==> flow/design.v <==
`timescale 1ns/10ps
module des_core (
    input         clk,           
    input         rst,           
    input         en,            
    input         start,         
    input  [63:0] data_in,       
    input  [63:0] key_in,        
    input         decrypt,       
    output [63:0] data_out,      
    output        done           
);
localparam IDLE    = 2'd0;
localparam COMPUTE = 2'd1;
localparam DONE    = 2'd2;
(* fsm_encoding = "auto" *) reg [1:0] state, state_next;
reg [3:0] round_cnt, round_cnt_next;   
reg [31:0] l_reg, l_reg_next;
reg [31:0] r_reg, r_reg_next;
reg [63:0] output_reg, output_reg_next;
reg done_reg, done_reg_next;
reg [27:0] c_reg, c_reg_next;
reg [27:0] d_reg, d_reg_next;
reg [47:0] current_subkey_reg, current_subkey_next;
reg decrypt_reg, decrypt_reg_next;
function automatic [63:0] initial_permutation;
    input [63:0] data;
    begin
        initial_permutation = {
            data[6], data[14], data[22], data[30], data[38], data[46], data[54], data[62],
            data[4], data[12], data[20], data[28], data[36], data[44], data[52], data[60],
            data[2], data[10], data[18], data[26], data[34], data[42], data[50], data[58],
            data[0], data[8], data[16], data[24], data[32], data[40], data[48], data[56],
            data[7], data[15], data[23], data[31], data[39], data[47], data[55], data[63],
            data[5], data[13], data[21], data[29], data[37], data[45], data[53], data[61],
            data[3], data[11], data[19], data[27], data[35], data[43], data[51], data[59],
            data[1], data[9], data[17], data[25], data[33], data[41], data[49], data[57]
        };
    end
endfunction
function automatic [63:0] final_permutation;
    input [63:0] data;
    begin
        final_permutation = {
            data[24], data[56], data[16], data[48], data[8], data[40], data[0], data[32],
            data[25], data[57], data[17], data[49], data[9], data[41], data[1], data[33],
            data[26], data[58], data[18], data[50], data[10], data[42], data[2], data[34],
            data[27], data[59], data[19], data[51], data[11], data[43], data[3], data[35],
            data[28], data[60], data[20], data[52], data[12], data[44], data[4], data[36],
            data[29], data[61], data[21], data[53], data[13], data[45], data[5], data[37],
            data[30], data[62], data[22], data[54], data[14], data[46], data[6], data[38],
            data[31], data[63], data[23], data[55], data[15], data[47], data[7], data[39]
        };
    end
endfunction
function automatic [55:0] pc1;
    input [63:0] key;
    begin
        pc1 = {
            key[7], key[15], key[23], key[31], key[39], key[47], key[55],
            key[63], key[6], key[14], key[22], key[30], key[38], key[46],
            key[54], key[62], key[5], key[13], key[21], key[29], key[37],
            key[45], key[53], key[61], key[4], key[12], key[20], key[28],
            key[1], key[9], key[17], key[25], key[33], key[41], key[49],
            key[57], key[2], key[10], key[18], key[26], key[34], key[42],
            key[50], key[58], key[3], key[11], key[19], key[27], key[35],
            key[43], key[51], key[59], key[36], key[44], key[52], key[60]
        };
    end
endfunction
function automatic [47:0] pc2;
    input [55:0] key;
    begin
        pc2 = {
            key[42], key[39], key[45], key[32], key[55], key[51],
            key[53], key[28], key[41], key[50], key[35], key[46],
            key[33], key[37], key[44], key[52], key[30], key[48],
            key[40], key[49], key[29], key[36], key[43], key[54],
            key[15], key[4], key[25], key[19], key[9], key[1],
            key[26], key[16], key[5], key[11], key[23], key[8],
            key[12], key[7], key[17], key[0], key[22], key[3],
            key[10], key[14], key[6], key[20], key[27], key[24]
        };
    end
endfunction
function automatic [27:0] rotate_left28;
    input [27:0] value;
    input [1:0] amount;
    begin
        case (amount)
            2'd1: rotate_left28 = {value[26:0], value[27]};
            2'd2: rotate_left28 = {value[25:0], value[27:26]};
            default: rotate_left28 = value;
        endcase
    end
endfunction
function automatic [27:0] rotate_right28;
    input [27:0] value;
    input [1:0] amount;
    begin
        case (amount)
            2'd1: rotate_right28 = {value[0], value[27:1]};
            2'd2: rotate_right28 = {value[1:0], value[27:2]};
            default: rotate_right28 = value;
        endcase
    end
endfunction
function automatic [1:0] shift_amount;
    input [3:0] round_index;
    begin
        case (round_index)
            4'd0,
            4'd1,
            4'd8,
            4'd15: shift_amount = 2'd1;
            default: shift_amount = 2'd2;
        endcase
    end
endfunction
function automatic [55:0] compute_cd_after_16_shifts;
    input [55:0] cd_in;
    reg [27:0] c_tmp;
    reg [27:0] d_tmp;
    integer idx;
    begin
        c_tmp = cd_in[55:28];
        d_tmp = cd_in[27:0];
        for (idx = 0; idx < 16; idx = idx + 1) begin
            c_tmp = rotate_left28(c_tmp, shift_amount(idx[3:0]));
            d_tmp = rotate_left28(d_tmp, shift_amount(idx[3:0]));
        end
        compute_cd_after_16_shifts = {c_tmp, d_tmp};
    end
endfunction
function automatic [47:0] expansion;
    input [31:0] data;
    begin
        expansion = {
            data[0], data[31], data[30], data[29], data[28], data[27],
            data[28], data[27], data[26], data[25], data[24], data[23],
            data[24], data[23], data[22], data[21], data[20], data[19],
            data[20], data[19], data[18], data[17], data[16], data[15],
            data[16], data[15], data[14], data[13], data[12], data[11],
            data[12], data[11], data[10], data[9], data[8], data[7],
            data[8], data[7], data[6], data[5], data[4], data[3],
            data[4], data[3], data[2], data[1], data[0], data[31]
        };
    end
endfunction
function automatic [3:0] sbox1;
    input [5:0] data;
    reg [1:0] row;
    reg [3:0] col;
    begin
        row = {data[5], data[0]};
        col = data[4:1];
        case ({row, col})
            6'h00: sbox1 = 4'hE; 6'h01: sbox1 = 4'h4; 6'h02: sbox1 = 4'hD; 6'h03: sbox1 = 4'h1;
            6'h04: sbox1 = 4'h2; 6'h05: sbox1 = 4'hF; 6'h06: sbox1 = 4'hB; 6'h07: sbox1 = 4'h8;
            6'h08: sbox1 = 4'h3; 6'h09: sbox1 = 4'hA; 6'h0A: sbox1 = 4'h6; 6'h0B: sbox1 = 4'hC;
            6'h0C: sbox1 = 4'h5; 6'h0D: sbox1 = 4'h9; 6'h0E: sbox1 = 4'h0; 6'h0F: sbox1 = 4'h7;
            6'h10: sbox1 = 4'h0; 6'h11: sbox1 = 4'hF; 6'h12: sbox1 = 4'h7; 6'h13: sbox1 = 4'h4;
            6'h14: sbox1 = 4'hE; 6'h15: sbox1 = 4'h2; 6'h16: sbox1 = 4'hD; 6'h17: sbox1 = 4'h1;
            6'h18: sbox1 = 4'hA; 6'h19: sbox1 = 4'h6; 6'h1A: sbox1 = 4'hC; 6'h1B: sbox1 = 4'hB;
            6'h1C: sbox1 = 4'h9; 6'h1D: sbox1 = 4'h5; 6'h1E: sbox1 = 4'h3; 6'h1F: sbox1 = 4'h8;
            6'h20: sbox1 = 4'h4; 6'h21: sbox1 = 4'h1; 6'h22: sbox1 = 4'hE; 6'h23: sbox1 = 4'h8;
            6'h24: sbox1 = 4'hD; 6'h25: sbox1 = 4'h6; 6'h26: sbox1 = 4'h2; 6'h27: sbox1 = 4'hB;
            6'h28: sbox1 = 4'hF; 6'h29: sbox1 = 4'hC; 6'h2A: sbox1 = 4'h9; 6'h2B: sbox1 = 4'h7;
            6'h2C: sbox1 = 4'h3; 6'h2D: sbox1 = 4'hA; 6'h2E: sbox1 = 4'h5; 6'h2F: sbox1 = 4'h0;
            6'h30: sbox1 = 4'hF; 6'h31: sbox1 = 4'hC; 6'h32: sbox1 = 4'h8; 6'h33: sbox1 = 4'h2;
            6'h34: sbox1 = 4'h4; 6'h35: sbox1 = 4'h9; 6'h36: sbox1 = 4'h1; 6'h37: sbox1 = 4'h7;
            6'h38: sbox1 = 4'h5; 6'h39: sbox1 = 4'hB; 6'h3A: sbox1 = 4'h3; 6'h3B: sbox1 = 4'hE;
            6'h3C: sbox1 = 4'hA; 6'h3D: sbox1 = 4'h0; 6'h3E: sbox1 = 4'h6; 6'h3F: sbox1 = 4'hD;
        endcase
    end
endfunction
function automatic [3:0] sbox2;
    input [5:0] data;
    reg [1:0] row;
    reg [3:0] col;
    begin
        row = {data[5], data[0]};
        col = data[4:1];
        case ({row, col})
            6'h00: sbox2 = 4'hF; 6'h01: sbox2 = 4'h1; 6'h02: sbox2 = 4'h8; 6'h03: sbox2 = 4'hE;
            6'h04: sbox2 = 4'h6; 6'h05: sbox2 = 4'hB; 6'h06: sbox2 = 4'h3; 6'h07: sbox2 = 4'h4;
            6'h08: sbox2 = 4'h9; 6'h09: sbox2 = 4'h7; 6'h0A: sbox2 = 4'h2; 6'h0B: sbox2 = 4'hD;
            6'h0C: sbox2 = 4'hC; 6'h0D: sbox2 = 4'h0; 6'h0E: sbox2 = 4'h5; 6'h0F: sbox2 = 4'hA;
            6'h10: sbox2 = 4'h3; 6'h11: sbox2 = 4'hD; 6'h12: sbox2 = 4'h4; 6'h13: sbox2 = 4'h7;
            6'h14: sbox2 = 4'hF; 6'h15: sbox2 = 4'h2; 6'h16: sbox2 = 4'h8; 6'h17: sbox2 = 4'hE;
            6'h18: sbox2 = 4'hC; 6'h19: sbox2 = 4'h0; 6'h1A: sbox2 = 4'h1; 6'h1B: sbox2 = 4'hA;
            6'h1C: sbox2 = 4'h6; 6'h1D: sbox2 = 4'h9; 6'h1E: sbox2 = 4'hB; 6'h1F: sbox2 = 4'h5;
            6'h20: sbox2 = 4'h0; 6'h21: sbox2 = 4'hE; 6'h22: sbox2 = 4'h7; 6'h23: sbox2 = 4'hB;
            6'h24: sbox2 = 4'hA; 6'h25: sbox2 = 4'h4; 6'h26: sbox2 = 4'hD; 6'h27: sbox2 = 4'h1;
            6'h28: sbox2 = 4'h5; 6'h29: sbox2 = 4'h8; 6'h2A: sbox2 = 4'hC; 6'h2B: sbox2 = 4'h6;
            6'h2C: sbox2 = 4'h9; 6'h2D: sbox2 = 4'h3; 6'h2E: sbox2 = 4'h2; 6'h2F: sbox2 = 4'hF;
            6'h30: sbox2 = 4'hD; 6'h31: sbox2 = 4'h8; 6'h32: sbox2 = 4'hA; 6'h33: sbox2 = 4'h1;
            6'h34: sbox2 = 4'h3; 6'h35: sbox2 = 4'hF; 6'h36: sbox2 = 4'h4; 6'h37: sbox2 = 4'h2;
            6'h38: sbox2 = 4'hB; 6'h39: sbox2 = 4'h6; 6'h3A: sbox2 = 4'h7; 6'h3B: sbox2 = 4'hC;
            6'h3C: sbox2 = 4'h0; 6'h3D: sbox2 = 4'h5; 6'h3E: sbox2 = 4'hE; 6'h3F: sbox2 = 4'h9;
        endcase
    end
endfunction
function automatic [3:0] sbox3;
    input [5:0] data;
    reg [1:0] row;
    reg [3:0] col;
    begin
        row = {data[5], data[0]};
        col = data[4:1];
        case ({row, col})
            6'h00: sbox3 = 4'hA; 6'h01: sbox3 = 4'h0; 6'h02: sbox3 = 4'h9; 6'h03: sbox3 = 4'hE;
            6'h04: sbox3 = 4'h6; 6'h05: sbox3 = 4'h3; 6'h06: sbox3 = 4'hF; 6'h07: sbox3 = 4'h5;
            6'h08: sbox3 = 4'h1; 6'h09: sbox3 = 4'hD; 6'h0A: sbox3 = 4'hC; 6'h0B: sbox3 = 4'h7;
            6'h0C: sbox3 = 4'hB; 6'h0D: sbox3 = 4'h4; 6'h0E: sbox3 = 4'h2; 6'h0F: sbox3 = 4'h8;
            6'h10: sbox3 = 4'hD; 6'h11: sbox3 = 4'h7; 6'h12: sbox3 = 4'h0; 6'h13: sbox3 = 4'h9;
            6'h14: sbox3 = 4'h3; 6'h15: sbox3 = 4'h4; 6'h16: sbox3 = 4'h6; 6'h17: sbox3 = 4'hA;
            6'h18: sbox3 = 4'h2; 6'h19: sbox3 = 4'h8; 6'h1A: sbox3 = 4'h5; 6'h1B: sbox3 = 4'hE;
            6'h1C: sbox3 = 4'hC; 6'h1D: sbox3 = 4'hB; 6'h1E: sbox3 = 4'hF; 6'h1F: sbox3 = 4'h1;
            6'h20: sbox3 = 4'hD; 6'h21: sbox3 = 4'h6; 6'h22: sbox3 = 4'h4; 6'h23: sbox3 = 4'h9;
            6'h24: sbox3 = 4'h8; 6'h25: sbox3 = 4'hF; 6'h26: sbox3 = 4'h3; 6'h27: sbox3 = 4'h0;
            6'h28: sbox3 = 4'hB; 6'h29: sbox3 = 4'h1; 6'h2A: sbox3 = 4'h2; 6'h2B: sbox3 = 4'hC;
            6'h2C: sbox3 = 4'h5; 6'h2D: sbox3 = 4'hA; 6'h2E: sbox3 = 4'hE; 6'h2F: sbox3 = 4'h7;
            6'h30: sbox3 = 4'h1; 6'h31: sbox3 = 4'hA; 6'h32: sbox3 = 4'hD; 6'h33: sbox3 = 4'h0;
            6'h34: sbox3 = 4'h6; 6'h35: sbox3 = 4'h9; 6'h36: sbox3 = 4'h8; 6'h37: sbox3 = 4'h7;
            6'h38: sbox3 = 4'h4; 6'h39: sbox3 = 4'hF; 6'h3A: sbox3 = 4'hE; 6'h3B: sbox3 = 4'h3;
            6'h3C: sbox3 = 4'hB; 6'h3D: sbox3 = 4'h5; 6'h3E: sbox3 = 4'h2; 6'h3F: sbox3 = 4'hC;
        endcase
    end
endfunction
function automatic [3:0] sbox4;
    input [5:0] data;
    reg [1:0] row;
    reg [3:0] col;
    begin
        row = {data[5], data[0]};
        col = data[4:1];
        case ({row, col})
            6'h00: sbox4 = 4'h7; 6'h01: sbox4 = 4'hD; 6'h02: sbox4 = 4'hE; 6'h03: sbox4 = 4'h3;
            6'h04: sbox4 = 4'h0; 6'h05: sbox4 = 4'h6; 6'h06: sbox4 = 4'h9; 6'h07: sbox4 = 4'hA;
            6'h08: sbox4 = 4'h1; 6'h09: sbox4 = 4'h2; 6'h0A: sbox4 = 4'h8; 6'h0B: sbox4 = 4'h5;
            6'h0C: sbox4 = 4'hB; 6'h0D: sbox4 = 4'hC; 6'h0E: sbox4 = 4'h4; 6'h0F: sbox4 = 4'hF;
            6'h10: sbox4 = 4'hD; 6'h11: sbox4 = 4'h8; 6'h12: sbox4 = 4'hB; 6'h13: sbox4 = 4'h5;
            6'h14: sbox4 = 4'h6; 6'h15: sbox4 = 4'hF; 6'h16: sbox4 = 4'h0; 6'h17: sbox4 = 4'h3;
            6'h18: sbox4 = 4'h4; 6'h19: sbox4 = 4'h7; 6'h1A: sbox4 = 4'h2; 6'h1B: sbox4 = 4'hC;
            6'h1C: sbox4 = 4'h1; 6'h1D: sbox4 = 4'hA; 6'h1E: sbox4 = 4'hE; 6'h1F: sbox4 = 4'h9;
            6'h20: sbox4 = 4'hA; 6'h21: sbox4 = 4'h6; 6'h22: sbox4 = 4'h9; 6'h23: sbox4 = 4'h0;
            6'h24: sbox4 = 4'hC; 6'h25: sbox4 = 4'hB; 6'h26: sbox4 = 4'h7; 6'h27: sbox4 = 4'hD;
            6'h28: sbox4 = 4'hF; 6'h29: sbox4 = 4'h1; 6'h2A: sbox4 = 4'h3; 6'h2B: sbox4 = 4'hE;
            6'h2C: sbox4 = 4'h5; 6'h2D: sbox4 = 4'h2; 6'h2E: sbox4 = 4'h8; 6'h2F: sbox4 = 4'h4;
            6'h30: sbox4 = 4'h3; 6'h31: sbox4 = 4'hF; 6'h32: sbox4 = 4'h0; 6'h33: sbox4 = 4'h6;
            6'h34: sbox4 = 4'hA; 6'h35: sbox4 = 4'h1; 6'h36: sbox4 = 4'hD; 6'h37: sbox4 = 4'h8;
            6'h38: sbox4 = 4'h9; 6'h39: sbox4 = 4'h4; 6'h3A: sbox4 = 4'h5; 6'h3B: sbox4 = 4'hB;
            6'h3C: sbox4 = 4'hC; 6'h3D: sbox4 = 4'h7; 6'h3E: sbox4 = 4'h2; 6'h3F: sbox4 = 4'hE;
        endcase
    end
endfunction
function automatic [3:0] sbox5;
    input [5:0] data;
    reg [1:0] row;
    reg [3:0] col;
    begin
        row = {data[5], data[0]};
        col = data[4:1];
        case ({row, col})
            6'h00: sbox5 = 4'h2; 6'h01: sbox5 = 4'hC; 6'h02: sbox5 = 4'h4; 6'h03: sbox5 = 4'h1;
            6'h04: sbox5 = 4'h7; 6'h05: sbox5 = 4'hA; 6'h06: sbox5 = 4'hB; 6'h07: sbox5 = 4'h6;
            6'h08: sbox5 = 4'h8; 6'h09: sbox5 = 4'h5; 6'h0A: sbox5 = 4'h3; 6'h0B: sbox5 = 4'hF;
            6'h0C: sbox5 = 4'hD; 6'h0D: sbox5 = 4'h0; 6'h0E: sbox5 = 4'hE; 6'h0F: sbox5 = 4'h9;
            6'h10: sbox5 = 4'hE; 6'h11: sbox5 = 4'hB; 6'h12: sbox5 = 4'h2; 6'h13: sbox5 = 4'hC;
            6'h14: sbox5 = 4'h4; 6'h15: sbox5 = 4'h7; 6'h16: sbox5 = 4'hD; 6'h17: sbox5 = 4'h1;
            6'h18: sbox5 = 4'h5; 6'h19: sbox5 = 4'h0; 6'h1A: sbox5 = 4'hF; 6'h1B: sbox5 = 4'hA;
            6'h1C: sbox5 = 4'h3; 6'h1D: sbox5 = 4'h9; 6'h1E: sbox5 = 4'h8; 6'h1F: sbox5 = 4'h6;
            6'h20: sbox5 = 4'h4; 6'h21: sbox5 = 4'h2; 6'h22: sbox5 = 4'h1; 6'h23: sbox5 = 4'hB;
            6'h24: sbox5 = 4'hA; 6'h25: sbox5 = 4'hD; 6'h26: sbox5 = 4'h7; 6'h27: sbox5 = 4'h8;
            6'h28: sbox5 = 4'hF; 6'h29: sbox5 = 4'h9; 6'h2A: sbox5 = 4'hC; 6'h2B: sbox5 = 4'h5;
            6'h2C: sbox5 = 4'h6; 6'h2D: sbox5 = 4'h3; 6'h2E: sbox5 = 4'h0; 6'h2F: sbox5 = 4'hE;
            6'h30: sbox5 = 4'hB; 6'h31: sbox5 = 4'h8; 6'h32: sbox5 = 4'hC; 6'h33: sbox5 = 4'h7;
            6'h34: sbox5 = 4'h1; 6'h35: sbox5 = 4'hE; 6'h36: sbox5 = 4'h2; 6'h37: sbox5 = 4'hD;
            6'h38: sbox5 = 4'h6; 6'h39: sbox5 = 4'hF; 6'h3A: sbox5 = 4'h0; 6'h3B: sbox5 = 4'h9;
            6'h3C: sbox5 = 4'hA; 6'h3D: sbox5 = 4'h4; 6'h3E: sbox5 = 4'h5; 6'h3F: sbox5 = 4'h3;
        endcase
    end
endfunction
function automatic [3:0] sbox6;
    input [5:0] data;
    reg [1:0] row;
    reg [3:0] col;
    begin
        row = {data[5], data[0]};
        col = data[4:1];
        case ({row, col})
            6'h00: sbox6 = 4'hC; 6'h01: sbox6 = 4'h1; 6'h02: sbox6 = 4'hA; 6'h03: sbox6 = 4'hF;
            6'h04: sbox6 = 4'h9; 6'h05: sbox6 = 4'h2; 6'h06: sbox6 = 4'h6; 6'h07: sbox6 = 4'h8;
            6'h08: sbox6 = 4'h0; 6'h09: sbox6 = 4'hD; 6'h0A: sbox6 = 4'h3; 6'h0B: sbox6 = 4'h4;
            6'h0C: sbox6 = 4'hE; 6'h0D: sbox6 = 4'h7; 6'h0E: sbox6 = 4'h5; 6'h0F: sbox6 = 4'hB;
            6'h10: sbox6 = 4'hA; 6'h11: sbox6 = 4'hF; 6'h12: sbox6 = 4'h4; 6'h13: sbox6 = 4'h2;
            6'h14: sbox6 = 4'h7; 6'h15: sbox6 = 4'hC; 6'h16: sbox6 = 4'h9; 6'h17: sbox6 = 4'h5;
            6'h18: sbox6 = 4'h6; 6'h19: sbox6 = 4'h1; 6'h1A: sbox6 = 4'hD; 6'h1B: sbox6 = 4'hE;
            6'h1C: sbox6 = 4'h0; 6'h1D: sbox6 = 4'hB; 6'h1E: sbox6 = 4'h3; 6'h1F: sbox6 = 4'h8;
            6'h20: sbox6 = 4'h9; 6'h21: sbox6 = 4'hE; 6'h22: sbox6 = 4'hF; 6'h23: sbox6 = 4'h5;
            6'h24: sbox6 = 4'h2; 6'h25: sbox6 = 4'h8; 6'h26: sbox6 = 4'hC; 6'h27: sbox6 = 4'h3;
            6'h28: sbox6 = 4'h7; 6'h29: sbox6 = 4'h0; 6'h2A: sbox6 = 4'h4; 6'h2B: sbox6 = 4'hA;
            6'h2C: sbox6 = 4'h1; 6'h2D: sbox6 = 4'hD; 6'h2E: sbox6 = 4'hB; 6'h2F: sbox6 = 4'h6;
            6'h30: sbox6 = 4'h4; 6'h31: sbox6 = 4'h3; 6'h32: sbox6 = 4'h2; 6'h33: sbox6 = 4'hC;
            6'h34: sbox6 = 4'h9; 6'h35: sbox6 = 4'h5; 6'h36: sbox6 = 4'hF; 6'h37: sbox6 = 4'hA;
            6'h38: sbox6 = 4'hB; 6'h39: sbox6 = 4'hE; 6'h3A: sbox6 = 4'h1; 6'h3B: sbox6 = 4'h7;
            6'h3C: sbox6 = 4'h6; 6'h3D: sbox6 = 4'h0; 6'h3E: sbox6 = 4'h8; 6'h3F: sbox6 = 4'hD;
        endcase
    end
endfunction
function automatic [3:0] sbox7;
    input [5:0] data;
    reg [1:0] row;
    reg [3:0] col;
    begin
        row = {data[5], data[0]};
        col = data[4:1];
        case ({row, col})
            6'h00: sbox7 = 4'h4; 6'h01: sbox7 = 4'hB; 6'h02: sbox7 = 4'h2; 6'h03: sbox7 = 4'hE;
            6'h04: sbox7 = 4'hF; 6'h05: sbox7 = 4'h0; 6'h06: sbox7 = 4'h8; 6'h07: sbox7 = 4'hD;
            6'h08: sbox7 = 4'h3; 6'h09: sbox7 = 4'hC; 6'h0A: sbox7 = 4'h9; 6'h0B: sbox7 = 4'h7;
            6'h0C: sbox7 = 4'h5; 6'h0D: sbox7 = 4'hA; 6'h0E: sbox7 = 4'h6; 6'h0F: sbox7 = 4'h1;
            6'h10: sbox7 = 4'hD; 6'h11: sbox7 = 4'h0; 6'h12: sbox7 = 4'hB; 6'h13: sbox7 = 4'h7;
            6'h14: sbox7 = 4'h4; 6'h15: sbox7 = 4'h9; 6'h16: sbox7 = 4'h1; 6'h17: sbox7 = 4'hA;
            6'h18: sbox7 = 4'hE; 6'h19: sbox7 = 4'h3; 6'h1A: sbox7 = 4'h5; 6'h1B: sbox7 = 4'hC;
            6'h1C: sbox7 = 4'h2; 6'h1D: sbox7 = 4'hF; 6'h1E: sbox7 = 4'h8; 6'h1F: sbox7 = 4'h6;
            6'h20: sbox7 = 4'h1; 6'h21: sbox7 = 4'h4; 6'h22: sbox7 = 4'hB; 6'h23: sbox7 = 4'hD;
            6'h24: sbox7 = 4'hC; 6'h25: sbox7 = 4'h3; 6'h26: sbox7 = 4'h7; 6'h27: sbox7 = 4'hE;
            6'h28: sbox7 = 4'hA; 6'h29: sbox7 = 4'hF; 6'h2A: sbox7 = 4'h6; 6'h2B: sbox7 = 4'h8;
            6'h2C: sbox7 = 4'h0; 6'h2D: sbox7 = 4'h5; 6'h2E: sbox7 = 4'h9; 6'h2F: sbox7 = 4'h2;
            6'h30: sbox7 = 4'h6; 6'h31: sbox7 = 4'hB; 6'h32: sbox7 = 4'hD; 6'h33: sbox7 = 4'h8;
            6'h34: sbox7 = 4'h1; 6'h35: sbox7 = 4'h4; 6'h36: sbox7 = 4'hA; 6'h37: sbox7 = 4'h7;
            6'h38: sbox7 = 4'h9; 6'h39: sbox7 = 4'h5; 6'h3A: sbox7 = 4'h0; 6'h3B: sbox7 = 4'hF;
            6'h3C: sbox7 = 4'hE; 6'h3D: sbox7 = 4'h2; 6'h3E: sbox7 = 4'h3; 6'h3F: sbox7 = 4'hC;
        endcase
    end
endfunction
function automatic [3:0] sbox8;
    input [5:0] data;
    reg [1:0] row;
    reg [3:0] col;
    begin
        row = {data[5], data[0]};
        col = data[4:1];
        case ({row, col})
            6'h00: sbox8 = 4'hD; 6'h01: sbox8 = 4'h2; 6'h02: sbox8 = 4'h8; 6'h03: sbox8 = 4'h4;
            6'h04: sbox8 = 4'h6; 6'h05: sbox8 = 4'hF; 6'h06: sbox8 = 4'hB; 6'h07: sbox8 = 4'h1;
            6'h08: sbox8 = 4'hA; 6'h09: sbox8 = 4'h9; 6'h0A: sbox8 = 4'h3; 6'h0B: sbox8 = 4'hE;
            6'h0C: sbox8 = 4'h5; 6'h0D: sbox8 = 4'h0; 6'h0E: sbox8 = 4'hC; 6'h0F: sbox8 = 4'h7;
            6'h10: sbox8 = 4'h1; 6'h11: sbox8 = 4'hF; 6'h12: sbox8 = 4'hD; 6'h13: sbox8 = 4'h8;
            6'h14: sbox8 = 4'hA; 6'h15: sbox8 = 4'h3; 6'h16: sbox8 = 4'h7; 6'h17: sbox8 = 4'h4;
            6'h18: sbox8 = 4'hC; 6'h19: sbox8 = 4'h5; 6'h1A: sbox8 = 4'h6; 6'h1B: sbox8 = 4'hB;
            6'h1C: sbox8 = 4'h0; 6'h1D: sbox8 = 4'hE; 6'h1E: sbox8 = 4'h9; 6'h1F: sbox8 = 4'h2;
            6'h20: sbox8 = 4'h7; 6'h21: sbox8 = 4'hB; 6'h22: sbox8 = 4'h4; 6'h23: sbox8 = 4'h1;
            6'h24: sbox8 = 4'h9; 6'h25: sbox8 = 4'hC; 6'h26: sbox8 = 4'hE; 6'h27: sbox8 = 4'h2;
            6'h28: sbox8 = 4'h0; 6'h29: sbox8 = 4'h6; 6'h2A: sbox8 = 4'hA; 6'h2B: sbox8 = 4'hD;
            6'h2C: sbox8 = 4'hF; 6'h2D: sbox8 = 4'h3; 6'h2E: sbox8 = 4'h5; 6'h2F: sbox8 = 4'h8;
            6'h30: sbox8 = 4'h2; 6'h31: sbox8 = 4'h1; 6'h32: sbox8 = 4'hE; 6'h33: sbox8 = 4'h7;
            6'h34: sbox8 = 4'h4; 6'h35: sbox8 = 4'hA; 6'h36: sbox8 = 4'h8; 6'h37: sbox8 = 4'hD;
            6'h38: sbox8 = 4'hF; 6'h39: sbox8 = 4'hC; 6'h3A: sbox8 = 4'h9; 6'h3B: sbox8 = 4'h0;
            6'h3C: sbox8 = 4'h3; 6'h3D: sbox8 = 4'h5; 6'h3E: sbox8 = 4'h6; 6'h3F: sbox8 = 4'hB;
        endcase
    end
endfunction
function automatic [31:0] pbox;
    input [31:0] data;
    begin
        pbox = {
            data[16], data[25], data[12], data[11], data[3], data[20], data[4], data[15],
            data[31], data[17], data[9], data[6], data[27], data[14], data[1], data[22],
            data[30], data[24], data[8], data[18], data[0], data[5], data[29], data[23],
            data[13], data[19], data[2], data[26], data[10], data[21], data[28], data[7]
        };
    end
endfunction
function automatic [31:0] f_function;
    input [31:0] r;
    input [47:0] subkey;
    reg [47:0] expanded;
    reg [47:0] xored;
    reg [31:0] sbox_out;
    begin
        expanded = expansion(r);
        xored = expanded ^ subkey;
        sbox_out = {
            sbox1(xored[47:42]),
            sbox2(xored[41:36]),
            sbox3(xored[35:30]),
            sbox4(xored[29:24]),
            sbox5(xored[23:18]),
            sbox6(xored[17:12]),
            sbox7(xored[11:6]),
            sbox8(xored[5:0])
        };
        f_function = pbox(sbox_out);
    end
endfunction
wire [55:0] pc1_key;
wire [55:0] decrypt_cd_seed;
wire [27:0] c_seed_wire;
wire [27:0] d_seed_wire;
assign pc1_key = pc1(key_in);
assign decrypt_cd_seed = compute_cd_after_16_shifts(pc1_key);
assign c_seed_wire = pc1_key[55:28];
assign d_seed_wire = pc1_key[27:0];
wire [63:0] ip_data;
wire [31:0] f_out;
assign ip_data = initial_permutation(data_in);
assign f_out = f_function(r_reg, current_subkey_reg);
always @(*) begin
    state_next = state;
    round_cnt_next = round_cnt;
    l_reg_next = l_reg;
    r_reg_next = r_reg;
    output_reg_next = output_reg;
    done_reg_next = 1'b0;
    c_reg_next = c_reg;
    d_reg_next = d_reg;
    current_subkey_next = current_subkey_reg;
    decrypt_reg_next = decrypt_reg;
    case (state)
        IDLE: begin
            if (start) begin
                decrypt_reg_next = decrypt;
                l_reg_next = ip_data[63:32];
                r_reg_next = ip_data[31:0];
                round_cnt_next = 4'd0;
                if (decrypt) begin
                    c_reg_next = decrypt_cd_seed[55:28];
                    d_reg_next = decrypt_cd_seed[27:0];
                end else begin
                    c_reg_next = rotate_left28(c_seed_wire, shift_amount(4'd0));
                    d_reg_next = rotate_left28(d_seed_wire, shift_amount(4'd0));
                end
                current_subkey_next = pc2({c_reg_next, d_reg_next});
                state_next = COMPUTE;
            end
        end
        COMPUTE: begin
            if (round_cnt < 4'd15) begin
                l_reg_next = r_reg;
                r_reg_next = l_reg ^ f_out;
                round_cnt_next = round_cnt + 4'd1;
                if (!decrypt_reg) begin
                    c_reg_next = rotate_left28(c_reg, shift_amount(round_cnt + 4'd1));
                    d_reg_next = rotate_left28(d_reg, shift_amount(round_cnt + 4'd1));
                end else begin
                    c_reg_next = rotate_right28(c_reg, shift_amount(4'd15 - round_cnt));
                    d_reg_next = rotate_right28(d_reg, shift_amount(4'd15 - round_cnt));
                end
                current_subkey_next = pc2({c_reg_next, d_reg_next});
            end else begin
                l_reg_next = r_reg;
                r_reg_next = l_reg ^ f_out;
                state_next = DONE;
            end
        end
        DONE: begin
            output_reg_next = final_permutation({r_reg, l_reg});
            done_reg_next = 1'b1;
            if (start) begin
                decrypt_reg_next = decrypt;
                l_reg_next = ip_data[63:32];
                r_reg_next = ip_data[31:0];
                round_cnt_next = 4'd0;
                if (decrypt) begin
                    c_reg_next = decrypt_cd_seed[55:28];
                    d_reg_next = decrypt_cd_seed[27:0];
                end else begin
                    c_reg_next = rotate_left28(c_seed_wire, shift_amount(4'd0));
                    d_reg_next = rotate_left28(d_seed_wire, shift_amount(4'd0));
                end
                current_subkey_next = pc2({c_reg_next, d_reg_next});
                state_next = COMPUTE;
            end else begin
                state_next = IDLE;
            end
        end
        default: state_next = IDLE;
    endcase
end
always @(posedge clk or posedge rst) begin
    if (rst) begin
        state <= IDLE;
        round_cnt <= 4'd0;
        l_reg <= 32'd0;
        r_reg <= 32'd0;
        output_reg <= 64'd0;
        done_reg <= 1'b0;
        c_reg <= 28'd0;
        d_reg <= 28'd0;
        current_subkey_reg <= 48'd0;
        decrypt_reg <= 1'b0;
    end else if (en) begin
        state <= state_next;
        round_cnt <= round_cnt_next;
        l_reg <= l_reg_next;
        r_reg <= r_reg_next;
        output_reg <= output_reg_next;
        done_reg <= done_reg_next;
        c_reg <= c_reg_next;
        d_reg <= d_reg_next;
        current_subkey_reg <= current_subkey_next;
        decrypt_reg <= decrypt_reg_next;
    end
end
assign data_out = output_reg;
assign done = done_reg;
endmodule
`timescale 1ns/10ps
module crc_sort_core(
    input wire clk,
    input wire rst,
    input wire en,
    input wire start,
    input wire [127:0] data_in,
    input wire [2:0] fn_sel,
    output reg [127:0] data_out,
    output reg done
);
localparam CRC_GEN = 3'b011;
localparam SORT    = 3'b100;
wire sort_start;
wire sort_en;
wire [127:0] sort_data_out;
wire sort_done;
wire crc_start;
wire crc_en;
wire [127:0] crc_data_out;
wire crc_done;
assign sort_start = (fn_sel == SORT) ? start : 1'b0;
assign crc_start  = (fn_sel == CRC_GEN) ? start : 1'b0;
assign sort_en = (fn_sel == SORT) && en;
assign crc_en  = (fn_sel == CRC_GEN) && en;
sort_core sort_inst (
    .clk(clk),
    .rst(rst),
    .en(sort_en),
    .start(sort_start),
    .data_in(data_in),
    .data_out(sort_data_out),
    .done(sort_done)
);
crc_core crc_inst (
    .clk(clk),
    .rst(rst),
    .en(crc_en),
    .start(crc_start),
    .data_in(data_in),
    .data_out(crc_data_out),
    .done(crc_done)
);
always @(*) begin
    case (fn_sel)
        SORT: begin
            data_out = sort_data_out;
            done = sort_done;
        end
        CRC_GEN: begin
            data_out = crc_data_out;
            done = crc_done;
        end
        default: begin
            data_out = 128'd0;
            done = 1'b0;
        end
    endcase
end
endmodule
module crc_core(
    input wire clk,
    input wire rst,
    input wire en,
    input wire start,
    input wire [127:0] data_in,
    output reg [127:0] data_out,
    output reg done
);
localparam [2:0] CRC_POLY = 3'b101;   
function automatic [2:0] crc_update_byte;
    input [2:0] crc_in;
    input [7:0] data_byte;
    integer idx;
    reg [2:0] crc_tmp;
    begin
        crc_tmp = crc_in;
        for (idx = 0; idx < 8; idx = idx + 1) begin
            if (crc_tmp[2] ^ data_byte[7 - idx]) begin
                crc_tmp = {crc_tmp[1:0], 1'b0} ^ CRC_POLY;
            end else begin
                crc_tmp = {crc_tmp[1:0], 1'b0};
            end
        end
        crc_update_byte = crc_tmp;
    end
endfunction
localparam IDLE = 2'd0;
localparam COMPUTE = 2'd1;
localparam DONE = 2'd2;
(* fsm_encoding = "auto" *) reg [1:0] state, state_next;
reg [2:0] crc_reg, crc_reg_next;
reg [4:0] byte_cnt, byte_cnt_next;
reg [127:0] data_reg, data_reg_next;
wire [7:0] current_byte;
assign current_byte = data_reg[127:120];
always @(*) begin
    state_next = state;
    crc_reg_next = crc_reg;
    byte_cnt_next = byte_cnt;
    data_reg_next = data_reg;
    done = 1'b0;
    case (state)
        IDLE: begin
            if (start) begin
                state_next = COMPUTE;
                crc_reg_next = 3'b000;  
                byte_cnt_next = 5'd0;
                data_reg_next = data_in;
            end
        end
        COMPUTE: begin
            if (byte_cnt < 5'd16) begin
                crc_reg_next = crc_update_byte(crc_reg, current_byte);
                data_reg_next = {data_reg[119:0], 8'd0};
                byte_cnt_next = byte_cnt + 5'd1;
            end else begin
                state_next = DONE;
            end
        end
        DONE: begin
            done = 1'b1;
            state_next = IDLE;
        end
        default: begin
            state_next = IDLE;
        end
    endcase
end
always @(*) begin
    data_out = {125'd0, crc_reg};
end
always @(posedge clk or posedge rst) begin
    if (rst) begin
        state <= IDLE;
        crc_reg <= 3'b000;
        byte_cnt <= 5'd0;
        data_reg <= 128'd0;
    end else if (en) begin
        state <= state_next;
        crc_reg <= crc_reg_next;
        byte_cnt <= byte_cnt_next;
        data_reg <= data_reg_next;
    end
end
endmodule
module sort_core(
    input wire clk,
    input wire rst,
    input wire en,
    input wire start,
    input wire [127:0] data_in,
    output reg [127:0] data_out,
    output reg done
);
localparam IDLE = 2'd0;
localparam SORT = 2'd1;
localparam DONE = 2'd2;
(* fsm_encoding = "auto" *) reg [1:0] state, state_next;
reg [4:0] cycle_cnt, cycle_cnt_next;
reg [7:0] sort_array [0:15];
reg [7:0] sort_array_next [0:15];
integer i;
always @(*) begin
    state_next = state;
    cycle_cnt_next = cycle_cnt;
    done = 1'b0;
    for (i = 0; i < 16; i = i + 1) begin
        sort_array_next[i] = sort_array[i];
    end
    case (state)
        IDLE: begin
            if (start) begin
                state_next = SORT;
                cycle_cnt_next = 5'd0;
                sort_array_next[0]  = data_in[7:0];
                sort_array_next[1]  = data_in[15:8];
                sort_array_next[2]  = data_in[23:16];
                sort_array_next[3]  = data_in[31:24];
                sort_array_next[4]  = data_in[39:32];
                sort_array_next[5]  = data_in[47:40];
                sort_array_next[6]  = data_in[55:48];
                sort_array_next[7]  = data_in[63:56];
                sort_array_next[8]  = data_in[71:64];
                sort_array_next[9]  = data_in[79:72];
                sort_array_next[10] = data_in[87:80];
                sort_array_next[11] = data_in[95:88];
                sort_array_next[12] = data_in[103:96];
                sort_array_next[13] = data_in[111:104];
                sort_array_next[14] = data_in[119:112];
                sort_array_next[15] = data_in[127:120];
            end
        end
        SORT: begin
            case (cycle_cnt)
                5'd0, 5'd2, 5'd4, 5'd6, 5'd8, 5'd10, 5'd12, 5'd14, 5'd16: begin
                    if (sort_array[0] < sort_array[1]) begin
                        sort_array_next[0] = sort_array[1];
                        sort_array_next[1] = sort_array[0];
                    end else begin
                        sort_array_next[0] = sort_array[0];
                        sort_array_next[1] = sort_array[1];
                    end
                    if (sort_array[2] < sort_array[3]) begin
                        sort_array_next[2] = sort_array[3];
                        sort_array_next[3] = sort_array[2];
                    end else begin
                        sort_array_next[2] = sort_array[2];
                        sort_array_next[3] = sort_array[3];
                    end
                    if (sort_array[4] < sort_array[5]) begin
                        sort_array_next[4] = sort_array[5];
                        sort_array_next[5] = sort_array[4];
                    end else begin
                        sort_array_next[4] = sort_array[4];
                        sort_array_next[5] = sort_array[5];
                    end
                    if (sort_array[6] < sort_array[7]) begin
                        sort_array_next[6] = sort_array[7];
                        sort_array_next[7] = sort_array[6];
                    end else begin
                        sort_array_next[6] = sort_array[6];
                        sort_array_next[7] = sort_array[7];
                    end
                    if (sort_array[8] < sort_array[9]) begin
                        sort_array_next[8] = sort_array[9];
                        sort_array_next[9] = sort_array[8];
                    end else begin
                        sort_array_next[8] = sort_array[8];
                        sort_array_next[9] = sort_array[9];
                    end
                    if (sort_array[10] < sort_array[11]) begin
                        sort_array_next[10] = sort_array[11];
                        sort_array_next[11] = sort_array[10];
                    end else begin
                        sort_array_next[10] = sort_array[10];
                        sort_array_next[11] = sort_array[11];
                    end
                    if (sort_array[12] < sort_array[13]) begin
                        sort_array_next[12] = sort_array[13];
                        sort_array_next[13] = sort_array[12];
                    end else begin
                        sort_array_next[12] = sort_array[12];
                        sort_array_next[13] = sort_array[13];
                    end
                    if (sort_array[14] < sort_array[15]) begin
                        sort_array_next[14] = sort_array[15];
                        sort_array_next[15] = sort_array[14];
                    end else begin
                        sort_array_next[14] = sort_array[14];
                        sort_array_next[15] = sort_array[15];
                    end
                    cycle_cnt_next = cycle_cnt + 1;
                    if (cycle_cnt == 5'd16) begin
                        state_next = DONE;
                    end
                end
                5'd1, 5'd3, 5'd5, 5'd7, 5'd9, 5'd11, 5'd13, 5'd15: begin
                    if (sort_array[1] < sort_array[2]) begin
                        sort_array_next[1] = sort_array[2];
                        sort_array_next[2] = sort_array[1];
                    end else begin
                        sort_array_next[1] = sort_array[1];
                        sort_array_next[2] = sort_array[2];
                    end
                    if (sort_array[3] < sort_array[4]) begin
                        sort_array_next[3] = sort_array[4];
                        sort_array_next[4] = sort_array[3];
                    end else begin
                        sort_array_next[3] = sort_array[3];
                        sort_array_next[4] = sort_array[4];
                    end
                    if (sort_array[5] < sort_array[6]) begin
                        sort_array_next[5] = sort_array[6];
                        sort_array_next[6] = sort_array[5];
                    end else begin
                        sort_array_next[5] = sort_array[5];
                        sort_array_next[6] = sort_array[6];
                    end
                    if (sort_array[7] < sort_array[8]) begin
                        sort_array_next[7] = sort_array[8];
                        sort_array_next[8] = sort_array[7];
                    end else begin
                        sort_array_next[7] = sort_array[7];
                        sort_array_next[8] = sort_array[8];
                    end
                    if (sort_array[9] < sort_array[10]) begin
                        sort_array_next[9] = sort_array[10];
                        sort_array_next[10] = sort_array[9];
                    end else begin
                        sort_array_next[9] = sort_array[9];
                        sort_array_next[10] = sort_array[10];
                    end
                    if (sort_array[11] < sort_array[12]) begin
                        sort_array_next[11] = sort_array[12];
                        sort_array_next[12] = sort_array[11];
                    end else begin
                        sort_array_next[11] = sort_array[11];
                        sort_array_next[12] = sort_array[12];
                    end
                    if (sort_array[13] < sort_array[14]) begin
                        sort_array_next[13] = sort_array[14];
                        sort_array_next[14] = sort_array[13];
                    end else begin
                        sort_array_next[13] = sort_array[13];
                        sort_array_next[14] = sort_array[14];
                    end
                    cycle_cnt_next = cycle_cnt + 1;
                end
                default: begin
                    state_next = DONE;
                end
            endcase
        end
        DONE: begin
            done = 1'b1;
            state_next = IDLE;
        end
        default: begin
            state_next = IDLE;
        end
    endcase
end
always @(*) begin
    data_out = {sort_array[0],  sort_array[1],  sort_array[2],  sort_array[3],
                sort_array[4],  sort_array[5],  sort_array[6],  sort_array[7],
                sort_array[8],  sort_array[9],  sort_array[10], sort_array[11],
                sort_array[12], sort_array[13], sort_array[14], sort_array[15]};
end
always @(posedge clk or posedge rst) begin
    if (rst) begin
        state <= IDLE;
        cycle_cnt <= 5'd0;
        for (i = 0; i < 16; i = i + 1) begin
            sort_array[i] <= 8'd0;
        end
    end else if (en) begin
        state <= state_next;
        cycle_cnt <= cycle_cnt_next;
        for (i = 0; i < 16; i = i + 1) begin
            sort_array[i] <= sort_array_next[i];
        end
    end
end
endmodule
`timescale 1ns/10ps
module IOTDF( clk, rst, in_en, iot_in, fn_sel, busy, valid, iot_out);
input          clk;
input          rst;
input          in_en;
input  [7:0]   iot_in;
input  [2:0]   fn_sel;
output         busy;
output         valid;
output [127:0] iot_out;
localparam DES_ENCRYPT = 3'b001;
localparam DES_DECRYPT = 3'b010;
localparam CRC_GEN     = 3'b011;
localparam SORT        = 3'b100;
localparam IDLE    = 2'd0;
localparam LOAD    = 2'd1;
(* fsm_encoding = "auto" *) reg [1:0]   current_state, next_state;
reg [3:0]   load_cnt, load_cnt_next;
reg         load_sel, load_sel_next;
reg [127:0] data_buf0, data_buf0_next;
reg [127:0] data_buf1, data_buf1_next;
reg [1:0]   buffer_full, buffer_full_next;
reg         compute_sel, compute_sel_next;
reg         compute_active, compute_active_next;
reg         busy_reg, busy_reg_next;
reg [127:0] result_reg, result_reg_next;
reg         valid_reg, valid_reg_next;
reg         des_start_reg, des_start_reg_next;
reg         crc_sort_start_reg, crc_sort_start_reg_next;
reg         des_en_reg, des_en_reg_next;
reg         crc_sort_en_reg, crc_sort_en_reg_next;
(* synopsys_clock_gating = "true" *) wire enable;
function automatic [127:0] write_byte;
    input [127:0] word_in;
    input [3:0]  byte_idx;
    input [7:0]  byte_value;
    begin
        write_byte = word_in;
        case (byte_idx)
            4'd0:  write_byte[7:0]       = byte_value;
            4'd1:  write_byte[15:8]      = byte_value;
            4'd2:  write_byte[23:16]     = byte_value;
            4'd3:  write_byte[31:24]     = byte_value;
            4'd4:  write_byte[39:32]     = byte_value;
            4'd5:  write_byte[47:40]     = byte_value;
            4'd6:  write_byte[55:48]     = byte_value;
            4'd7:  write_byte[63:56]     = byte_value;
            4'd8:  write_byte[71:64]     = byte_value;
            4'd9:  write_byte[79:72]     = byte_value;
            4'd10: write_byte[87:80]     = byte_value;
            4'd11: write_byte[95:88]     = byte_value;
            4'd12: write_byte[103:96]    = byte_value;
            4'd13: write_byte[111:104]   = byte_value;
            4'd14: write_byte[119:112]   = byte_value;
            4'd15: write_byte[127:120]   = byte_value;
            default: write_byte = word_in;
        endcase
    end
endfunction
wire [127:0] compute_data;
wire [63:0]  des_data_in;
wire [63:0]  des_key_in;
wire         des_decrypt;
wire [63:0]  des_data_out;
wire         des_done;
wire         mode_is_des;
wire         mode_is_crc_sort;
assign compute_data   = (compute_sel == 1'b0) ? data_buf0 : data_buf1;
assign mode_is_des    = (fn_sel == DES_ENCRYPT) || (fn_sel == DES_DECRYPT);
assign mode_is_crc_sort = (fn_sel == CRC_GEN) || (fn_sel == SORT);
assign des_decrypt    = (fn_sel == DES_DECRYPT);
assign des_data_in    = mode_is_des ? compute_data[63:0] : 64'd0;
assign des_key_in     = mode_is_des ? compute_data[127:64] : 64'd0;
des_core des_inst (
    .clk(clk),
    .rst(rst),
    .en(des_en_reg),
    .start(des_start_reg),
    .data_in(des_data_in),
    .key_in(des_key_in),
    .decrypt(des_decrypt),
    .data_out(des_data_out),
    .done(des_done)
);
wire [127:0] crc_sort_data_in;
wire [127:0] crc_sort_data_out;
wire         crc_sort_done;
assign crc_sort_data_in = mode_is_crc_sort ? compute_data : 128'd0;
crc_sort_core crc_sort_inst (
    .clk(clk),
    .rst(rst),
    .en(crc_sort_en_reg),
    .start(crc_sort_start_reg),
    .data_in(crc_sort_data_in),
    .fn_sel(fn_sel),
    .data_out(crc_sort_data_out),
    .done(crc_sort_done)
);
assign busy    = busy_reg;
assign valid   = valid_reg;
assign iot_out = result_reg;
always @(*) begin
    load_cnt_next = load_cnt;
    load_sel_next = load_sel;
    data_buf0_next = data_buf0;
    data_buf1_next = data_buf1;
    buffer_full_next = buffer_full;
    compute_sel_next = compute_sel;
    compute_active_next = compute_active;
    result_reg_next = result_reg;
    valid_reg_next = 1'b0;
    busy_reg_next = busy_reg;
    des_start_reg_next = 1'b0;
    crc_sort_start_reg_next = 1'b0;
    next_state = current_state;
    des_en_reg_next = des_en_reg;
    crc_sort_en_reg_next = crc_sort_en_reg;
    case (current_state)
        IDLE: begin
            if (in_en) begin
                if (!buffer_full[0]) begin
                    load_sel_next = 1'b0;
                    load_cnt_next = 4'd1;
                    data_buf0_next = write_byte(128'd0, 4'd0, iot_in);
                    next_state = LOAD;
                    busy_reg_next = 1'b0;
                end else if (!buffer_full[1]) begin
                    load_sel_next = 1'b1;
                    load_cnt_next = 4'd1;
                    data_buf1_next = write_byte(128'd0, 4'd0, iot_in);
                    next_state = LOAD;
                    busy_reg_next = 1'b0;
                end else begin
                    next_state = IDLE;
                    busy_reg_next = 1'b1;
                end
            end else begin
                next_state = IDLE;
            end
        end
        LOAD: begin
            if (in_en) begin
                next_state = LOAD;
                if (load_sel == 1'b0) begin
                    data_buf0_next = write_byte(data_buf0, load_cnt, iot_in);
                    if (load_cnt == 4'd15) begin
                        load_cnt_next = 4'd0;
                        buffer_full_next[0] = 1'b1;
                        next_state = IDLE;
                        if (buffer_full[1])
                            busy_reg_next = 1'b1;
                    end else begin
                        load_cnt_next = load_cnt + 4'd1;
                        if ((load_cnt == 4'd14) && buffer_full[1])
                            busy_reg_next = 1'b1;
                    end
                end else begin
                    data_buf1_next = write_byte(data_buf1, load_cnt, iot_in);
                    if (load_cnt == 4'd15) begin
                        load_cnt_next = 4'd0;
                        buffer_full_next[1] = 1'b1;
                        next_state = IDLE;
                        if (buffer_full[0])
                            busy_reg_next = 1'b1;
                    end else begin
                        load_cnt_next = load_cnt + 4'd1;
                        if ((load_cnt == 4'd14) && buffer_full[0])
                            busy_reg_next = 1'b1;
                    end
                end
            end else begin
                next_state = LOAD;
            end
        end
        default: begin
            next_state = IDLE;
        end
    endcase
    if (compute_active) begin
        if (mode_is_des) begin
            if (des_done) begin
                result_reg_next = {compute_data[127:64], des_data_out};
                valid_reg_next = 1'b1;
                buffer_full_next[compute_sel] = 1'b0;
                compute_active_next = 1'b0;
                busy_reg_next = 1'b0;
            end
        end else if (mode_is_crc_sort) begin
            if (crc_sort_done) begin
                result_reg_next = crc_sort_data_out;
                valid_reg_next = 1'b1;
                buffer_full_next[compute_sel] = 1'b0;
                compute_active_next = 1'b0;
                busy_reg_next = 1'b0;
            end
        end else begin
            if (des_done || crc_sort_done) begin
                buffer_full_next[compute_sel] = 1'b0;
                compute_active_next = 1'b0;
                busy_reg_next = 1'b0;
            end
        end
    end
    if (!compute_active_next) begin
        if (buffer_full_next[0] || buffer_full_next[1]) begin
            compute_sel_next = buffer_full_next[0] ? 1'b0 : 1'b1;
            compute_active_next = 1'b1;
            if (mode_is_des) begin
                des_start_reg_next = 1'b1;
            end else if (mode_is_crc_sort) begin
                crc_sort_start_reg_next = 1'b1;
            end
        end
    end
    des_en_reg_next = compute_active_next && mode_is_des;
    crc_sort_en_reg_next = compute_active_next && mode_is_crc_sort;
end
assign enable = in_en |
                      compute_active |
                      compute_active_next |
                      valid_reg |
                      valid_reg_next |
                      busy_reg |
                      busy_reg_next;
always @(posedge clk or posedge rst) begin
    if (rst) begin
        load_cnt            <= 4'd0;
        load_sel            <= 1'b0;
        data_buf0           <= 128'd0;
        data_buf1           <= 128'd0;
        buffer_full         <= 2'b00;
        compute_sel         <= 1'b0;
        compute_active      <= 1'b0;
        result_reg          <= 128'd0;
        valid_reg           <= 1'b0;
        busy_reg            <= 1'b0;
        des_start_reg       <= 1'b0;
        crc_sort_start_reg  <= 1'b0;
        des_en_reg          <= 1'b0;
        crc_sort_en_reg     <= 1'b0;
        current_state       <= IDLE;
    end else if (enable) begin
        load_cnt            <= load_cnt_next;
        load_sel            <= load_sel_next;
        data_buf0           <= data_buf0_next;
        data_buf1           <= data_buf1_next;
        buffer_full         <= buffer_full_next;
        compute_sel         <= compute_sel_next;
        compute_active      <= compute_active_next;
        result_reg          <= result_reg_next;
        valid_reg           <= valid_reg_next;
        busy_reg            <= busy_reg_next;
        des_start_reg       <= des_start_reg_next;
        crc_sort_start_reg  <= crc_sort_start_reg_next;
        des_en_reg          <= des_en_reg_next;
        crc_sort_en_reg     <= crc_sort_en_reg_next;
        current_state       <= next_state;
    end
end
endmodule
Subject: tool reports on IOTDF

Hi,

From RTL to reports: IOTDF

Module IOTDF before and after one edit of its RTL, step after step.
Lines under "original" count in the file above, lines under "edited" in the edited file.
"change" is "edited" less "original", of the values as shown; "rel. change" is that difference over "original", in percent.
Operators: Yosys type, input widths -> output width; for muxes data width and select width s.
Cell names lack the library's common part.
The mark -- stands for no value.

Top: IOTDF
Clock: clk
Standard-cell library: sky130hd
Corner: tt_025C_1v80

Edit of the RTL

Unified diff, file above to edited file.
A script made this edit. It changes what the design does and was not meant as an optimisation.

```diff
@@ -543,4 +543,6 @@
     .done(sort_done)
 );
+wire [127:0] crc_data_out_a, crc_data_out_b;
+wire crc_done_a, crc_done_b;
 crc_core crc_inst (
     .clk(clk),
@@ -549,7 +551,11 @@
     .start(crc_start),
     .data_in(data_in),
-    .data_out(crc_data_out),
-    .done(crc_done)
+    .data_out(crc_data_out_a),
+    .done(crc_done_a)
 );
+crc_core crc_inst_alt (.clk(clk), .rst(rst), .en(crc_en), .start(~crc_start), .data_in(data_in),
+    .data_out(crc_data_out_b), .done(crc_done_b));
+assign crc_data_out = crc_data_out_a ^ crc_data_out_b;
+assign crc_done = crc_done_a ^ crc_done_b;
 always @(*) begin
     case (fn_sel)
```

Word level

Yosys after proc, flatten, opt, wreduce and memory -nomap, before mapping. Print and check cells are not counted. Equal cells are merged and count once.
Memory sizes are those after Yosys's memory passes, which may raise the word count (mostly to a power of two), join words into wider ones and drop unused or constant bits.

Word-level totals:

| element                         | original | edited | change | rel. change (%) |
| register bits after elaboration | 914      | 1052   | +138   | +15.10 |
| latch bits                      | 0        | 0      | 0      | -- |
| memory bits (writable)          | 0        | 0      | 0      | -- |
| memory bits (read-only)         | 2048     | 2048   | 0      | 0.00 |
| clocked read ports x word width | 0        | 0      | 0      | -- |
| memories                        | 8        | 8      | 0      | 0.00 |
| bits of input ports             | 14       | 14     | 0      | 0.00 |
| cells after elaboration         | 620      | 688    | +68    | +10.97 |

Operators by class:

| element                          | original | edited | change | rel. change (%) |
| $add $sub $neg                   | 6        | 7      | +1     | +16.67 |
| multiply operators               | 0        | 0      | 0      | -- |
| divide/modulo/power cells        | 0        | 0      | 0      | -- |
| magnitude comparators            | 17       | 18     | +1     | +5.88 |
| eq/ne operators                  | 110      | 115    | +5     | +4.55 |
| shift-type cells                 | 2        | 2      | 0      | 0.00 |
| multiplexer cells                | 262      | 297    | +35    | +13.36 |
| bitwise logic cells              | 28       | 46     | +18    | +64.29 |
| reductions and logical operators | 108      | 112    | +4     | +3.70 |

Memories:

| element                                 | original                                                                                                   | edited |
| words x width with read and write ports | 64 x 4 bit 1R0W; 64 x 4 bit 1R0W; 64 x 4 bit 1R0W; 64 x 4 bit 1R0W; 64 x 4 bit 1R0W; 64 x 4 bit 1R0W; (+2) | 64 x 4 bit 1R0W; 64 x 4 bit 1R0W; 64 x 4 bit 1R0W; 64 x 4 bit 1R0W; 64 x 4 bit 1R0W; 64 x 4 bit 1R0W; (+2) |

A list marked (+n) leaves out that many cells.

Operators with widths:

| cell                | original | edited | change | rel. change (%) |
| $mux 3              | 24       | 48     | +24    | +100.00 |
| $xor 1x1->1         | 8        | 17     | +9     | +112.50 |
| $not 2->2           | 9        | 17     | +8     | +88.89 |
| $ne 2x2->1 const B  | 34       | 37     | +3     | +8.82 |
| $mux 2              | 22       | 24     | +2     | +9.09 |
| $mux 128            | 17       | 19     | +2     | +11.76 |
| $mux 5              | 4        | 6      | +2     | +50.00 |
| $mux 1              | 55       | 56     | +1     | +1.82 |
| $eq 2x1->1 const B  | 6        | 7      | +1     | +16.67 |
| $reduce_bool 2->1   | 6        | 7      | +1     | +16.67 |
| $eq 2x2->1 const B  | 5        | 6      | +1     | +20.00 |
| $reduce_and 3->1    | 5        | 6      | +1     | +20.00 |
| $reduce_and 4->1    | 5        | 6      | +1     | +20.00 |
| $logic_not 2->1     | 4        | 5      | +1     | +25.00 |
| $pmux 128 s2        | 4        | 5      | +1     | +25.00 |
| $pmux 2 s2          | 3        | 4      | +1     | +33.33 |
| $add 5x1->5 const B | 2        | 3      | +1     | +50.00 |
| $pmux 5 s2          | 2        | 3      | +1     | +50.00 |
| $lt 5x5->1 const B  | 1        | 2      | +1     | +100.00 |
| $pmux 3 s2          | 1        | 2      | +1     | +100.00 |
| $xor 3x3->3         | 0        | 1      | +1     | -- |
| $mux 8              | 64       | 64     | 0      | 0.00 |
| $pmux 8 s2          | 30       | 30     | 0      | 0.00 |
| $ne 3x3->1 const B  | 17       | 17     | 0      | 0.00 |
| $reduce_and 7->1    | 16       | 16     | 0      | 0.00 |
| $reduce_and 8->1    | 16       | 16     | 0      | 0.00 |
| $reduce_or 15->1    | 16       | 16     | 0      | 0.00 |
| $lt 8x8->1          | 15       | 15     | 0      | 0.00 |

Not every row of either side is listed.

Logic depth

Depth = most cells in a row (Yosys ltp): at word level without a register or memory, in the mapped netlist without a sequential cell, where the memories' decode and read muxes count.

Logic depth:

| element                 | original | edited | change | rel. change (%) |
| depth after elaboration | 32       | 32     | 0      | 0.00 |
| ABC_AREA                | 0        | 0      | --     | -- |
| mapped depth            | 12       | 12     | 0      | 0.00 |

After synthesis

The flow's flattened synthesis, as Yosys stat reports it; memories are mapped. The netlist is that of the ABC_AREA named above (0 if unset); the other value can give another one.

Mapped netlist:

| element                          | original | edited  | change  | rel. change (%) |
| standard cells after synthesis   | 5594     | 6357    | +763    | +13.64 |
| cell area after synthesis (um^2) | 49397.4  | 56267.7 | +6870.3 | +13.91 |
| sequential area (um^2)           | 21750.9  | 25230.4 | +3479.5 | +16.00 |
| flip-flops                       | 869      | 1008    | +139    | +16.00 |

Cells by type:

| cell     | original | edited | change | rel. change (%) |
| nand2_1  | 944      | 1128   | +184   | +19.49 |
| dfrtp_1  | 865      | 1003   | +138   | +15.95 |
| mux2_2   | 110      | 218    | +108   | +98.18 |
| nor2_1   | 303      | 407    | +104   | +34.32 |
| mux2i_1  | 246      | 143    | -103   | -41.87 |
| o21ai_0  | 788      | 844    | +56    | +7.11 |
| nand3_1  | 62       | 110    | +48    | +77.42 |
| buf_2    | 60       | 103    | +43    | +71.67 |
| a22oi_1  | 71       | 108    | +37    | +52.11 |
| a311oi_1 | 63       | 28     | -35    | -55.56 |
| a31oi_1  | 21       | 56     | +35    | +166.67 |
| a21oi_1  | 416      | 450    | +34    | +8.17 |
| a221oi_1 | 2        | 34     | +32    | +1600.00 |
| nor3_1   | 170      | 145    | -25    | -14.71 |
| or2_2    | 4        | 27     | +23    | +575.00 |
| or3_1    | 22       | 3      | -19    | -86.36 |
| a221o_1  | 104      | 122    | +18    | +17.31 |
| buf_4    | 2        | 20     | +18    | +900.00 |

Not every row of either side is listed.
The figures by module come from a second, unflattened synthesis with its own total; it is not the netlist above.

Unflattened totals:

| element                             | original | edited  | change  | rel. change (%) |
| cells (unflattened synthesis)       | 5754     | 6609    | +855    | +14.86 |
| area (unflattened synthesis) (um^2) | 55470.7  | 63975.1 | +8504.4 | +15.33 |

Rows give one instance, submodules left out.

Modules, original:

| module        | times used | cells | area (um^2) | sequential area (um^2) |
| IOTDF         | 1          | 1656  | 19671.4     | 10035.9 |
| des_core      | 1          | 1994  | 16668.5     | 4830.9 |
| sort_core     | 1          | 1216  | 10450.0     | 3404.5 |
| crc_core      | 1          | 724   | 7333.3      | 3479.6 |
| crc_sort_core | 1          | 164   | 1347.5      | 0.0 |

Modules, edited:

| module        | times used | cells | area (um^2) | sequential area (um^2) |
| IOTDF         | 1          | 1656  | 19671.4     | 10035.9 |
| des_core      | 1          | 1994  | 16668.5     | 4830.9 |
| crc_core      | 2          | 724   | 7333.3      | 3479.6 |
| sort_core     | 1          | 1216  | 10450.0     | 3404.5 |
| crc_sort_core | 1          | 295   | 2518.7      | 0.0 |

Worst setup path after synthesis

OpenSTA on the mapped netlist: ideal clock, no wires. The path of least setup slack (recovery checks aside). Input and output delay are each 20% of the period. Register names are those of the netlist, which keeps one name where synthesis merged equal registers.

Path post-synthesis:

| element                             | original                                           | edited                                  | change | rel. change (%) |
| path type                           | in2reg                                             | reg2reg                                 | --     | -- |
| start point                         | input port fn_sel[0]                               | register des_inst.current_subkey_reg[8] | --     | -- |
| end point                           | register crc_sort_inst.sort_inst.sort_array[12][0] | register des_inst.r_reg[25]             | --     | -- |
| period (ps)                         | 5000                                               | 5000                                    | 0      | 0.00 |
| external input delay (ps)           | 1000                                               | --                                      | --     | -- |
| library setup time (ps)             | 125                                                | 84                                      | -41    | -- |
| arrival time (ps)                   | 2825                                               | 2606                                    | -219   | -7.75 |
| path slack (ps)                     | 2051                                               | 2311                                    | +260   | -- |
| path delay (ps)                     | 1950                                               | 2690                                    | +740   | +37.95 |
| driving pins on the path            | 8                                                  | 10                                      | +2     | +25.00 |
| period reached after synthesis (ps) | 2949                                               | 2689                                    | -260   | -8.82 |

"path delay" = arrival - input delay + setup time.
"driving pins on the path": output pins that drive a net of the path, with the launching flip-flop's if there is one; two outputs of one cell count as two.
"period reached after synthesis" = period - worst setup slack (recovery checks aside). The figure is calculated, with input and output delays left at 20% of the set period.
Between the ends stands the longest chain of elaborated cells between them, by number of cells; it is not shown to be the way that was timed. Of several equally long chains one is given.
Each line given opens the expression or statement behind the cell; cells for indexed reads and writes are added by Yosys, which also makes memories of some case tables.
A memory read counts as a cell of the chain, while the word-level depth stops at memories.

Between the ends, post-synthesis, original:
Path through: nand2b_1 -> nor2_2 -> nand3_1 -> a31oi_2 -> o21ai_1 -> nor2b_1 -> buf_2 -> mux2_2
Length of the longest elaborated chain: 5
Elaborated cells on any way between the ends: 10

RTL lines, path post-synthesis, original:

| element            | line | RTL |
| start: declaration | 862  | `input  [2:0]   fn_sel;` |
| $eq 3x2->1         | 925  | `assign mode_is_crc_sort = (fn_sel == CRC_GEN) \|\| (fn_sel == SORT);` |
| $logic_or 1x1->1   | 925  |  |
| $mux 128           | 943  | `assign crc_sort_data_in = mode_is_crc_sort ? compute_data : 128'd0;` |
| $mux 8             | 683  | `if (start) begin` |
| $pmux 8 s2         | 681  | `case (state)` |
| end: assignment    | 845  | `sort_array[i] <= 8'd0;` |
| end: assignment    | 851  | `sort_array[i] <= sort_array_next[i];` |
| end: declaration   | 671  | `reg [7:0] sort_array [0:15];` |

Between the ends, post-synthesis, edited:
Path through: dfrtp_1 -> xnor2_1 -> inv_1 -> ha_1 -> clkbuf_1 -> o21ai_0 -> a2111oi_0 -> a22oi_1 -> xnor2_1 -> o21ai_0
Length of the longest elaborated chain: 4
Elaborated cells on any way between the ends: 4

RTL lines, path post-synthesis, edited:

| element            | line | RTL |
| start: declaration | 24   | `reg [47:0] current_subkey_reg, current_subkey_next;` |
| start: assignment  | 493  | `current_subkey_reg <= 48'd0;` |
| start: assignment  | 504  | `current_subkey_reg <= current_subkey_next;` |
| $xor 48x48->48     | 385  | `xored = expanded ^ subkey;` |
| $mem_v2 64x4       | 319  | `case ({row, col})` |
| $xor 32x32->32     | 443  | `r_reg_next = l_reg ^ f_out;` |
| $pmux 32 s2        | 422  | `case (state)` |
| end: assignment    | 488  | `r_reg <= 32'd0;` |
| end: assignment    | 499  | `r_reg <= r_reg_next;` |
| end: declaration   | 19   | `reg [31:0] r_reg, r_reg_next;` |

Timing after layout

From the final timing report of the runs of pair 1: the path of least setup slack in the routed layout; clock arrival at registers is part of the times.
The path's times are printed in steps of 10 ps; the period is the one set.

Path after layout:

| element                  | original                                 | edited                      | change | rel. change (%) |
| path type                | reg2reg                                  | reg2reg                     | --     | -- |
| start point              | register des_inst.current_subkey_reg[44] | register des_inst.r_reg[3]  | --     | -- |
| end point                | register des_inst.r_reg[9]               | register des_inst.r_reg[11] | --     | -- |
| period (ps)              | 3740                                     | 3740                        | 0      | 0.00 |
| library setup time (ps)  | 120                                      | 110                         | -10    | -- |
| arrival time (ps)        | 3750                                     | 3870                        | +120   | +3.20 |
| path slack (ps)          | 550                                      | 470                         | -80    | -- |
| driving pins on the path | 11                                       | 9                           | -2     | -18.18 |

Between the ends stands the longest chain of elaborated cells between them, by number of cells; it is not shown to be the way that was timed. Of several equally long chains one is given.
A memory read counts as a cell of the chain, while the word-level depth stops at memories.

Between the ends, after layout, original:
Path through: dfrtp_1 -> xor2_1 -> inv_1 -> mux2i_1 -> nor2_1 -> a2111oi_0 -> a21oi_1 -> o21ai_0 -> buf_4 -> xor2_1 -> o21ai_0
Length of the longest elaborated chain: 4
Elaborated cells on any way between the ends: 4

RTL lines, path after layout, original:

| element            | line | RTL |
| start: declaration | 24   | `reg [47:0] current_subkey_reg, current_subkey_next;` |
| start: assignment  | 493  | `current_subkey_reg <= 48'd0;` |
| start: assignment  | 504  | `current_subkey_reg <= current_subkey_next;` |
| $xor 48x48->48     | 385  | `xored = expanded ^ subkey;` |
| $mem_v2 64x4       | 157  | `case ({row, col})` |
| $xor 32x32->32     | 443  | `r_reg_next = l_reg ^ f_out;` |
| $pmux 32 s2        | 422  | `case (state)` |
| end: assignment    | 488  | `r_reg <= 32'd0;` |
| end: assignment    | 499  | `r_reg <= r_reg_next;` |
| end: declaration   | 19   | `reg [31:0] r_reg, r_reg_next;` |

Between the ends, after layout, edited:
Path through: dfrtp_1 -> xnor2_1 -> nor2_1 -> o21bai_1 -> nand2_1 -> nand2_1 -> mux4_2 -> xor2_1 -> a221o_1
Length of the longest elaborated chain: 4
Elaborated cells on any way between the ends: 4

RTL lines, path after layout, edited:

| element            | line | RTL |
| start: declaration | 19   | `reg [31:0] r_reg, r_reg_next;` |
| start: assignment  | 488  | `r_reg <= 32'd0;` |
| start: assignment  | 499  | `r_reg <= r_reg_next;` |
| $xor 48x48->48     | 385  | `xored = expanded ^ subkey;` |
| $mem_v2 64x4       | 346  | `case ({row, col})` |
| $xor 32x32->32     | 443  | `r_reg_next = l_reg ^ f_out;` |
| $pmux 32 s2        | 422  | `case (state)` |
| end: assignment    | 488  |  |
| end: assignment    | 499  |  |
| end: declaration   | 19   |  |

Measured runs

Runs of the flow (Yosys, OpenROAD) on both versions; the two runs of a pair have the same settings. The constraints put input and output delay at 20% of the set period each and load the outputs with 0.01 pF.

Settings, pair 1:
period_ns: 3.74
CAP_MARGIN: 20
CORE_MARGIN: 2
CORE_UTILIZATION: 40
SLEW_MARGIN: 20

Results, pair 1:

| element                                  | original | edited   | change   | rel. change (%) |
| chip area after synthesis (Yosys) (um^2) | 49397.4  | 56267.7  | +6870.3  | +13.91 |
| area of the die (um^2)                   | 126320.0 | 143686.0 | +17366.0 | +13.75 |
| std-cell area (final layout) (um^2)      | 56651.8  | 64360.5  | +7708.7  | +13.61 |
| utilization (%)                          | 46.4     | 46.1     | -0.3     | -- |
| worst slack on setup checks (ps)         | 547      | 472      | -75      | -- |
| post-route setup TNS (ps)                | 0        | 0        | 0        | -- |
| worst hold slack (ps)                    | 474      | 473      | -1       | -- |
| total power after layout (mW)            | 31.839   | 23.395   | -8.444   | -26.52 |
| reached clock period (ps)                | 3193     | 3268     | +75      | +2.35 |

Settings, pair 2:
CORE_ASPECT_RATIO: 0.91
CORE_MARGIN: 5
CORE_UTILIZATION: 59
GPL_ROUTABILITY_DRIVEN: 1
GPL_TIMING_DRIVEN: 0
SETUP_SLACK_MARGIN: 0.73
SLEW_MARGIN: 30
period_ns: 2.8
CAP_MARGIN: 20

Results, pair 2:

| element                                  | original | edited   | change   | rel. change (%) |
| chip area after synthesis (Yosys) (um^2) | 49397.4  | 56267.7  | +6870.3  | +13.91 |
| area of the die (um^2)                   | 89617.4  | 101652.0 | +12034.6 | +13.43 |
| std-cell area (final layout) (um^2)      | 63554.7  | 70731.6  | +7176.9  | +11.29 |
| utilization (%)                          | 76.3     | 74.5     | -1.8     | -- |
| worst slack on setup checks (ps)         | -3       | 103      | +106     | -- |
| post-route setup TNS (ps)                | -3       | 0        | +3       | -- |
| total power after layout (mW)            | 50.095   | 30.950   | -19.145  | -38.22 |
| reached clock period (ps)                | 2803     | 2697     | -106     | -3.78 |

"reached clock period": clock period set for the run, less the worst setup slack. It is reckoned from that one timing run; input and output delays stay at 20% of the period that was set.
By "total power after layout" is meant OpenSTA's value without simulated activity: inputs other than the clock are taken to toggle once in ten clock periods, and the tool carries that through the logic.

Regards
